==> flow/design.v <==
module alu (
    input               i_clk,
    input               i_rst_n,
    input               i_valid,
    input signed [11:0] i_data_a,
    input signed [11:0] i_data_b,
    input        [2:0]  i_inst,
    output              o_valid,
    output       [11:0] o_data,
    output              o_overflow
);
reg  [11:0] o_data_w, o_data_r;
reg         o_valid_w, o_valid_r;
reg         o_overflow_w, o_overflow_r;
reg  [19:0] data_old;
reg         overflow_old;
wire [12:0] data_add, data_sub, data_mean;
wire [23:0] data_mul;
wire [19:0] data_mul_round;
wire [20:0] data_mac;
wire [11:0] data_a_abs, data_b_abs;
assign o_valid = o_valid_r;
assign o_data = o_data_r;
assign o_overflow = o_overflow_r;
assign data_add = {i_data_a[11], i_data_a} + {i_data_b[11], i_data_b};
assign data_sub = {i_data_a[11], i_data_a} - {i_data_b[11], i_data_b};
assign data_mul = {{12{i_data_a[11]}}, i_data_a} * {{12{i_data_b[11]}}, i_data_b};
assign data_mul_round = {data_mul[23], data_mul[23:5]} + {19'd0, data_mul[4]};
assign data_mac = {data_mul_round[19], data_mul_round} + {data_old[19], data_old};
assign data_mean = data_add >> 1;
assign data_a_abs = i_data_a[11]? ~(i_data_a)+12'd1: i_data_a;
assign data_b_abs = i_data_b[11]? ~(i_data_b)+12'd1: i_data_b;
always@(*) begin
  o_data_w = 12'd0;
  o_valid_w = i_valid;
  o_overflow_w = 1'b0;
  case(i_inst)
    3'b000: begin  
      o_overflow_w = ^data_add[12:11];
      o_data_w = data_add[11:0];
    end
    3'b001: begin  
      o_overflow_w = ^data_sub[12:11];
      o_data_w = data_sub[11:0];
    end
    3'b010: begin  
      o_data_w = data_mul_round[11:0];
      o_overflow_w = ~(data_mul_round[19:11] == 9'b1_1111_1111 | data_mul_round[19:11] == 9'b0_0000_0000);
    end
    3'b011: begin  
      o_data_w = data_mac[11:0]; 
      o_overflow_w = ~(data_mac[20:11] == 10'b11_1111_1111 | data_mac[20:11] == 10'b00_0000_0000) | overflow_old;
    end
    3'b100: begin  
      o_data_w = ~(i_data_a ^ i_data_b);
    end
    3'b101: begin  
      o_data_w = ~i_data_a[11]? i_data_a: 12'd0;
    end
    3'b110: begin  
      o_data_w = data_mean[11:0];
    end
    3'b111: begin  
      o_data_w = (data_a_abs >= data_b_abs)? data_a_abs: data_b_abs;
    end
  endcase
end
always@(posedge i_clk or negedge i_rst_n) begin
  if(~i_rst_n) begin
    o_data_r <= 12'd0;
    o_overflow_r <= 1'b0;
    o_valid_r <= 1'b0;
  end 
  else begin
    o_data_r <= o_data_w;
    o_overflow_r <= o_overflow_w;
    o_valid_r <= o_valid_w;
  end
end
always@(posedge i_clk or negedge i_rst_n) begin
  if(~i_rst_n) begin
    data_old <= 20'd0;
    overflow_old <= 1'b0;
  end
  else if(i_valid) begin
    if(i_inst == 3'b011)begin
      data_old <= {{8{o_data_w[11]}}, o_data_w};
      overflow_old <= o_overflow_w;
    end
    else begin
      data_old <= 20'd0;
      overflow_old <= 1'b0;
    end
  end
end
endmodule
Tool chain data of alu --
The steps from the RTL of alu to its reports follow in flow order. Line numbers count from 1 in the design file above. Operators: Yosys type, input widths -> output width; for muxes data width and select width s. Cell names lack the library's common part. The mark -- stands for no value.
Set-up: design top alu, clock input i_clk, cell library sky130hd, timing corner tt_025C_1v80

Word level --
Source: Yosys, flattened and elaborated, memories not mapped. Widths are those after wreduce. Registers that Yosys merges into a memory's read port (data or address) are not register bits. Print and check cells do not count. Equal cells are merged and count once.
Storage and ports: register bits after elaboration 35, bits of input ports 30, output and inout port bits 14
Operators by class: add/subtract/negate cells 6, multipliers 1, order comparisons 1, eq/ne operators 9, mux-type cells 8, bitwise gates (word level) 9, reduce/logical cells 6
Operator list (count):
- $mul 12x12->24 | 1
- $pmux 12 s8 | 1
- $not 12->12 | 3
- $mux 12 | 3
- $add 12x1->12 const B | 2
- $add 20x20->21 | 1
- $add 19x2->20 | 1
- $mux 20 | 1
- $add 12x12->13 | 1
- $sub 12x12->13 | 1
- $ge 12x12->1 | 1
- $xor 12x12->12 | 1
- $eq 3x3->1 const B | 4
- $mux 11 | 1
- $eq 10x10->1 const B | 1
- $logic_not 10->1 | 1
- $eq 9x9->1 const B | 1
- $logic_not 9->1 | 1
- $eq 3x2->1 const B | 2
- $pmux 1 s5 | 1
- $reduce_xor 2->1 | 2
- $reduce_or 4->1 | 1
- $or 1x1->1 | 3
- $eq 3x1->1 const B | 1
- $logic_not 3->1 | 1
- $not 1->1 | 2
- $mux 1 | 1

Logic depth --
Depth = most cells in a row (Yosys ltp): at word level without a register or memory, in the mapped netlist without a sequential cell, where the memories' decode and read muxes count.
Depth: word-level depth 9, ABC_AREA 1, gate-level depth with buffers 48, gate-level depth less buffers 47

Mapped cells and area --
Yosys stat after the flow's synthesis: flattened, memories mapped to cells. It holds for the ABC_AREA given above (unset counts as 0); a run with the other value may have another netlist. The area totals of this step are shown rounded.
Cells by type:
- fa_1 | count 141, area in all 2.82E+03 µm²
- nand2_1 | count 411, area in all 1542.73 µm²
- inv_1 | count 401, area in all 1.51E+03 µm²
- ha_1 | count 108, area in all 1.35E+03 µm²
- dfrtp_1 | count 27, area in all 675.648 µm²
- a21oi_1 | count 93, area in all 465.446 µm²
- o21ai_0 | count 77, area in all 385.37 µm²
- nand3_1 | count 75, area in all 375.36 µm²
- nor2_1 | count 98, area in all 367.853 µm²
- xor2_1 | count 37, area in all 324.061 µm²
- nand4_1 | count 31, area in all 193.936 µm²
- nand2_2 | count 28, area in all 175.168 µm²
- clkbuf_1 | count 36, area in all 135.13 µm²
- nor3_1 | count 19, area in all 95.091 µm²
- nor2_2 | count 12, area in all 75.072 µm²
- nand2_4 | count 6, area in all 67.565 µm²
- xnor2_1 | count 7, area in all 61.309 µm²
- nand3_2 | count 6, area in all 60.058 µm²
Not listed: further types 30, cells in them 91.
Synthesis totals: mapped cells 1704, mapped area 0.0113 mm², sequential area 0.000676 mm², flip-flop cells 27, buffers 41

Worst setup path after synthesis --
Source: OpenSTA report_checks on the synthesized netlist (no wires, ideal clock, input and output delay 20% of the period each), path of least setup slack; recovery checks are left aside. Register names are those of the netlist, which keeps one name where synthesis merged equal registers.
Timing path after synthesis: path type in2reg, start in i_data_a[11], end reg o_overflow_r, period 10000 ps, external input delay 2000 ps, setup time 132 ps, launch time at the first pin 2000 ps, data arrival time 8730 ps, required time 9868 ps, setup slack 1138 ps, delay of the path 6862 ps, stages on the path 39, buffers on the path 3, period reached after synthesis 8862 ps
"delay of the path" is the arrival time less input delay plus setup time. "stages on the path": output pins that drive a net of the path, with the launching flip-flop's if there is one; two outputs of one cell count as two. "period reached after synthesis" is the clock period less the worst setup slack; recovery checks do not enter. This is arithmetic on one report: input and output delays are still those of the set period (20% each). Between the ends stands the longest chain of elaborated cells between them, by number of cells; it is not shown to be the way that was timed. Of several equally long chains one is given. Each line given opens the expression or statement behind the cell; cells for indexed reads and writes are added by Yosys, which also makes memories of some case tables.
Between the ends, after synthesis: cell sequence clkbuf_1 -> buf_1 -> nand2_1 -> fa_1 -> inv_1 -> fa_1 -> inv_1 -> fa_1 -> fa_1 -> fa_1 -> inv_1 -> ha_1 -> nand2_1 -> inv_1 -> nand2_1 -> nand2_1 -> a21oi_1 -> nand3_1 -> [... 3 more ...] -> nand4_1 -> xor2_1 -> ha_1 -> clkbuf_1 -> nand2_1 -> nor2_1 -> and3_1 -> nand4_1 -> nand3_1 -> nand2_1 -> nand3_1 -> o21ai_0 -> nor2_1 -> nand3_1 -> nand2_1 -> nand2_1 -> nand2_1 -> nand4_1, length of the longest elaborated chain 8, elaborated cells between the ends (all ways) 17, those cells by class 4 x add/sub; 1 x mul; 2 x eq/ne; 1 x mux; 5 x logic; 4 x reduce/logical
RTL lines, path after synthesis:
- start, declared | RTL line 5 | input signed [11:0] i_data_a,
- $mul 12x12->24 | RTL line 27 | assign data_mul = {{12{i_data_a[11]}}, i_data_a} * {{12{i_data_b[11]}}, i_data_b};
- $add 19x2->20 | RTL line 28 | assign data_mul_round = {data_mul[23], data_mul[23:5]} + {19'd0, data_mul[4]};
- $add 20x20->21 | RTL line 29 | assign data_mac = {data_mul_round[19], data_mul_round} + {data_old[19], data_old};
- $eq 10x10->1 | RTL line 52 | o_overflow_w = ~(data_mac[20:11] == 10'b11_1111_1111 | data_mac[20:11] == 10'b00_0000_0000) | overflow_old;
- $or 1x1->1 | RTL line 52
- $not 1->1 | RTL line 52
- $or 1x1->1 | RTL line 52
- $pmux 1 s5 | RTL line 37 | case(i_inst)
- end, assigned | RTL line 71 | o_overflow_r <= 1'b0;
- end, assigned | RTL line 76 | o_overflow_r <= o_overflow_w;
- end, declared | RTL line 14 | reg         o_overflow_w, o_overflow_r;

Path in the finished layout --
Path of least setup slack in the final report of flow run 1 (OpenROAD, finished layout, wires in). Where an end is a register, its clock arrival counts in the times. The path's times are printed in steps of 10 ps; the period is the one set.
Timing path post-layout: path type in2reg, start in i_data_b[11], end reg o_overflow_r, period 5490 ps, external input delay 1100 ps, setup time 160 ps, launch time at the first pin 1100 ps, data arrival time 8340 ps, required time 5620 ps, setup slack -2720 ps, stages on the path 37, buffers on the path 2
Between the ends stands the longest chain of elaborated cells between them, by number of cells; it is not shown to be the way that was timed. Of several equally long chains one is given.
Between the ends, post-layout: cell sequence buf_4 -> clkinvlp_4 -> buf_12 -> nor2_1 -> fa_1 -> fa_1 -> fa_1 -> fa_1 -> inv_1 -> fa_1 -> inv_1 -> ha_4 -> nand2_8 -> nor2_4 -> nand2_2 -> nand3_2 -> nand2_2 -> nand2_4 -> nand2_4 -> nor2_1 -> nand3_1 -> nand2_1 -> nand2_2 -> inv_1 -> ha_4 -> a21oi_1 -> o21ai_0 -> a21oi_1 -> nand3_2 -> xnor2_1 -> o21ai_1 -> nor2_1 -> nand3_1 -> nand2_2 -> nand2_1 -> nand2_2 -> nand4_1, length of the longest elaborated chain 8, elaborated cells between the ends (all ways) 17, those cells by class 4 x add/sub; 1 x mul; 2 x eq/ne; 1 x mux; 5 x logic; 4 x reduce/logical
RTL lines, path post-layout:
- start, declared | RTL line 6 | input signed [11:0] i_data_b,
- $mul 12x12->24 | RTL line 27 | assign data_mul = {{12{i_data_a[11]}}, i_data_a} * {{12{i_data_b[11]}}, i_data_b};
- $add 19x2->20 | RTL line 28 | assign data_mul_round = {data_mul[23], data_mul[23:5]} + {19'd0, data_mul[4]};
- $add 20x20->21 | RTL line 29 | assign data_mac = {data_mul_round[19], data_mul_round} + {data_old[19], data_old};
- $eq 10x10->1 | RTL line 52 | o_overflow_w = ~(data_mac[20:11] == 10'b11_1111_1111 | data_mac[20:11] == 10'b00_0000_0000) | overflow_old;
- $or 1x1->1 | RTL line 52
- $not 1->1 | RTL line 52
- $or 1x1->1 | RTL line 52
- $pmux 1 s5 | RTL line 37 | case(i_inst)
- end, assigned | RTL line 71 | o_overflow_r <= 1'b0;
- end, assigned | RTL line 76 | o_overflow_r <= o_overflow_w;
- end, declared | RTL line 14 | reg         o_overflow_w, o_overflow_r;

## Implementation results

Settings and measured results of 5 stored flow runs for module alu (sky130hd), not sorted in any way. The constraints put input and output delay at 20% of the set period each and load the outputs with 0.01 pF.
"achieved period" is the run's clock period less its worst setup slack. It is reckoned from that one timing run; input and output delays stay at 20% of the period that was set.
By "critical path time" is meant the share of the clock period that the worst setup path is allowed (20% is reserved at inputs, 20% at outputs), minus its slack. Clock arrival times at its registers enter into it.
"critical path time" is given in steps of 10 ps.
The measured numbers are rounded.

* Flow run 1 | settings: ABC_AREA 1; CELL_PAD_IN_SITES_DETAIL_PLACEMENT 2; CELL_PAD_IN_SITES_GLOBAL_PLACEMENT 1; CORE_ASPECT_RATIO 1.17; CORE_MARGIN 5; CORE_UTILIZATION 22; CTS_CLUSTER_DIAMETER 24; CTS_CLUSTER_SIZE 95; MIN_ROUTING_LAYER met1; PLACE_DENSITY_LB_ADDON 0.29; SETUP_SLACK_MARGIN -0.41; period_ns 5.49; CAP_MARGIN 20; SLEW_MARGIN 20 | results: mapped cell area after synthesis 0.0113 mm²; full die area 0.0561 mm²; standard-cell area after layout 0.0188 mm²; utilization after layout 36.8%; smallest setup slack -2720 ps; total negative slack on setup checks -35500 ps; worst hold slack after layout 550 ps; achieved period 8211 ps; critical path time 7110 ps; type of the worst setup path in2reg
* Flow run 2 | settings: ABC_AREA 1; CAP_MARGIN 15; CORE_UTILIZATION 40; MIN_ROUTING_LAYER met2; period_ns 9.65; CORE_MARGIN 2; SLEW_MARGIN 20 | results: mapped cell area after synthesis 0.0113 mm²; full die area 0.0297 mm²; standard-cell area after layout 0.0128 mm²; utilization after layout 45.8%; smallest setup slack 487 ps; total negative slack on setup checks 0 ps; worst hold slack after layout 496 ps; achieved period 9163 ps; critical path time 7230 ps; type of the worst setup path in2reg
* Flow run 3 | settings: CAP_MARGIN 20; CELL_PAD_IN_SITES_DETAIL_PLACEMENT 0; CELL_PAD_IN_SITES_GLOBAL_PLACEMENT 2; CORE_UTILIZATION 60; CTS_CLUSTER_DIAMETER 289; GPL_ROUTABILITY_DRIVEN 1; GPL_TIMING_DRIVEN 1; MAX_ROUTING_LAYER met4; PLACE_DENSITY_LB_ADDON 0.16; TNS_END_PERCENT 45; period_ns 13.2; CORE_MARGIN 2; SLEW_MARGIN 20 | not finished: placement ended with error FLW-0024
* Flow run 4 | settings: CELL_PAD_IN_SITES_DETAIL_PLACEMENT 1; CELL_PAD_IN_SITES_GLOBAL_PLACEMENT 1; CORE_UTILIZATION 40; CTS_CLUSTER_DIAMETER 219; GPL_ROUTABILITY_DRIVEN 1; GPL_TIMING_DRIVEN 1; MAX_ROUTING_LAYER met5; PLACE_DENSITY_LB_ADDON 0.16; SETUP_SLACK_MARGIN 0.72; period_ns 6.5; CAP_MARGIN 20; CORE_MARGIN 2; SLEW_MARGIN 20 | results: mapped cell area after synthesis 0.0105 mm²; full die area 0.0275 mm²; standard-cell area after layout 0.0153 mm²; utilization after layout 59.1%; smallest setup slack -2140 ps; total negative slack on setup checks -22700 ps; worst hold slack after layout 549 ps; achieved period 8637 ps; critical path time 7340 ps; type of the worst setup path in2reg
* Flow run 5 | settings: CAP_MARGIN 10; CELL_PAD_IN_SITES_DETAIL_PLACEMENT 1; CELL_PAD_IN_SITES_GLOBAL_PLACEMENT 2; CORE_UTILIZATION 60; CTS_CLUSTER_DIAMETER 219; GPL_ROUTABILITY_DRIVEN 1; GPL_TIMING_DRIVEN 1; MAX_ROUTING_LAYER met5; PLACE_DENSITY_LB_ADDON 0.16; TNS_END_PERCENT 55; period_ns 13.2; CORE_MARGIN 2; SLEW_MARGIN 20 | not finished: placement ended with error FLW-0024
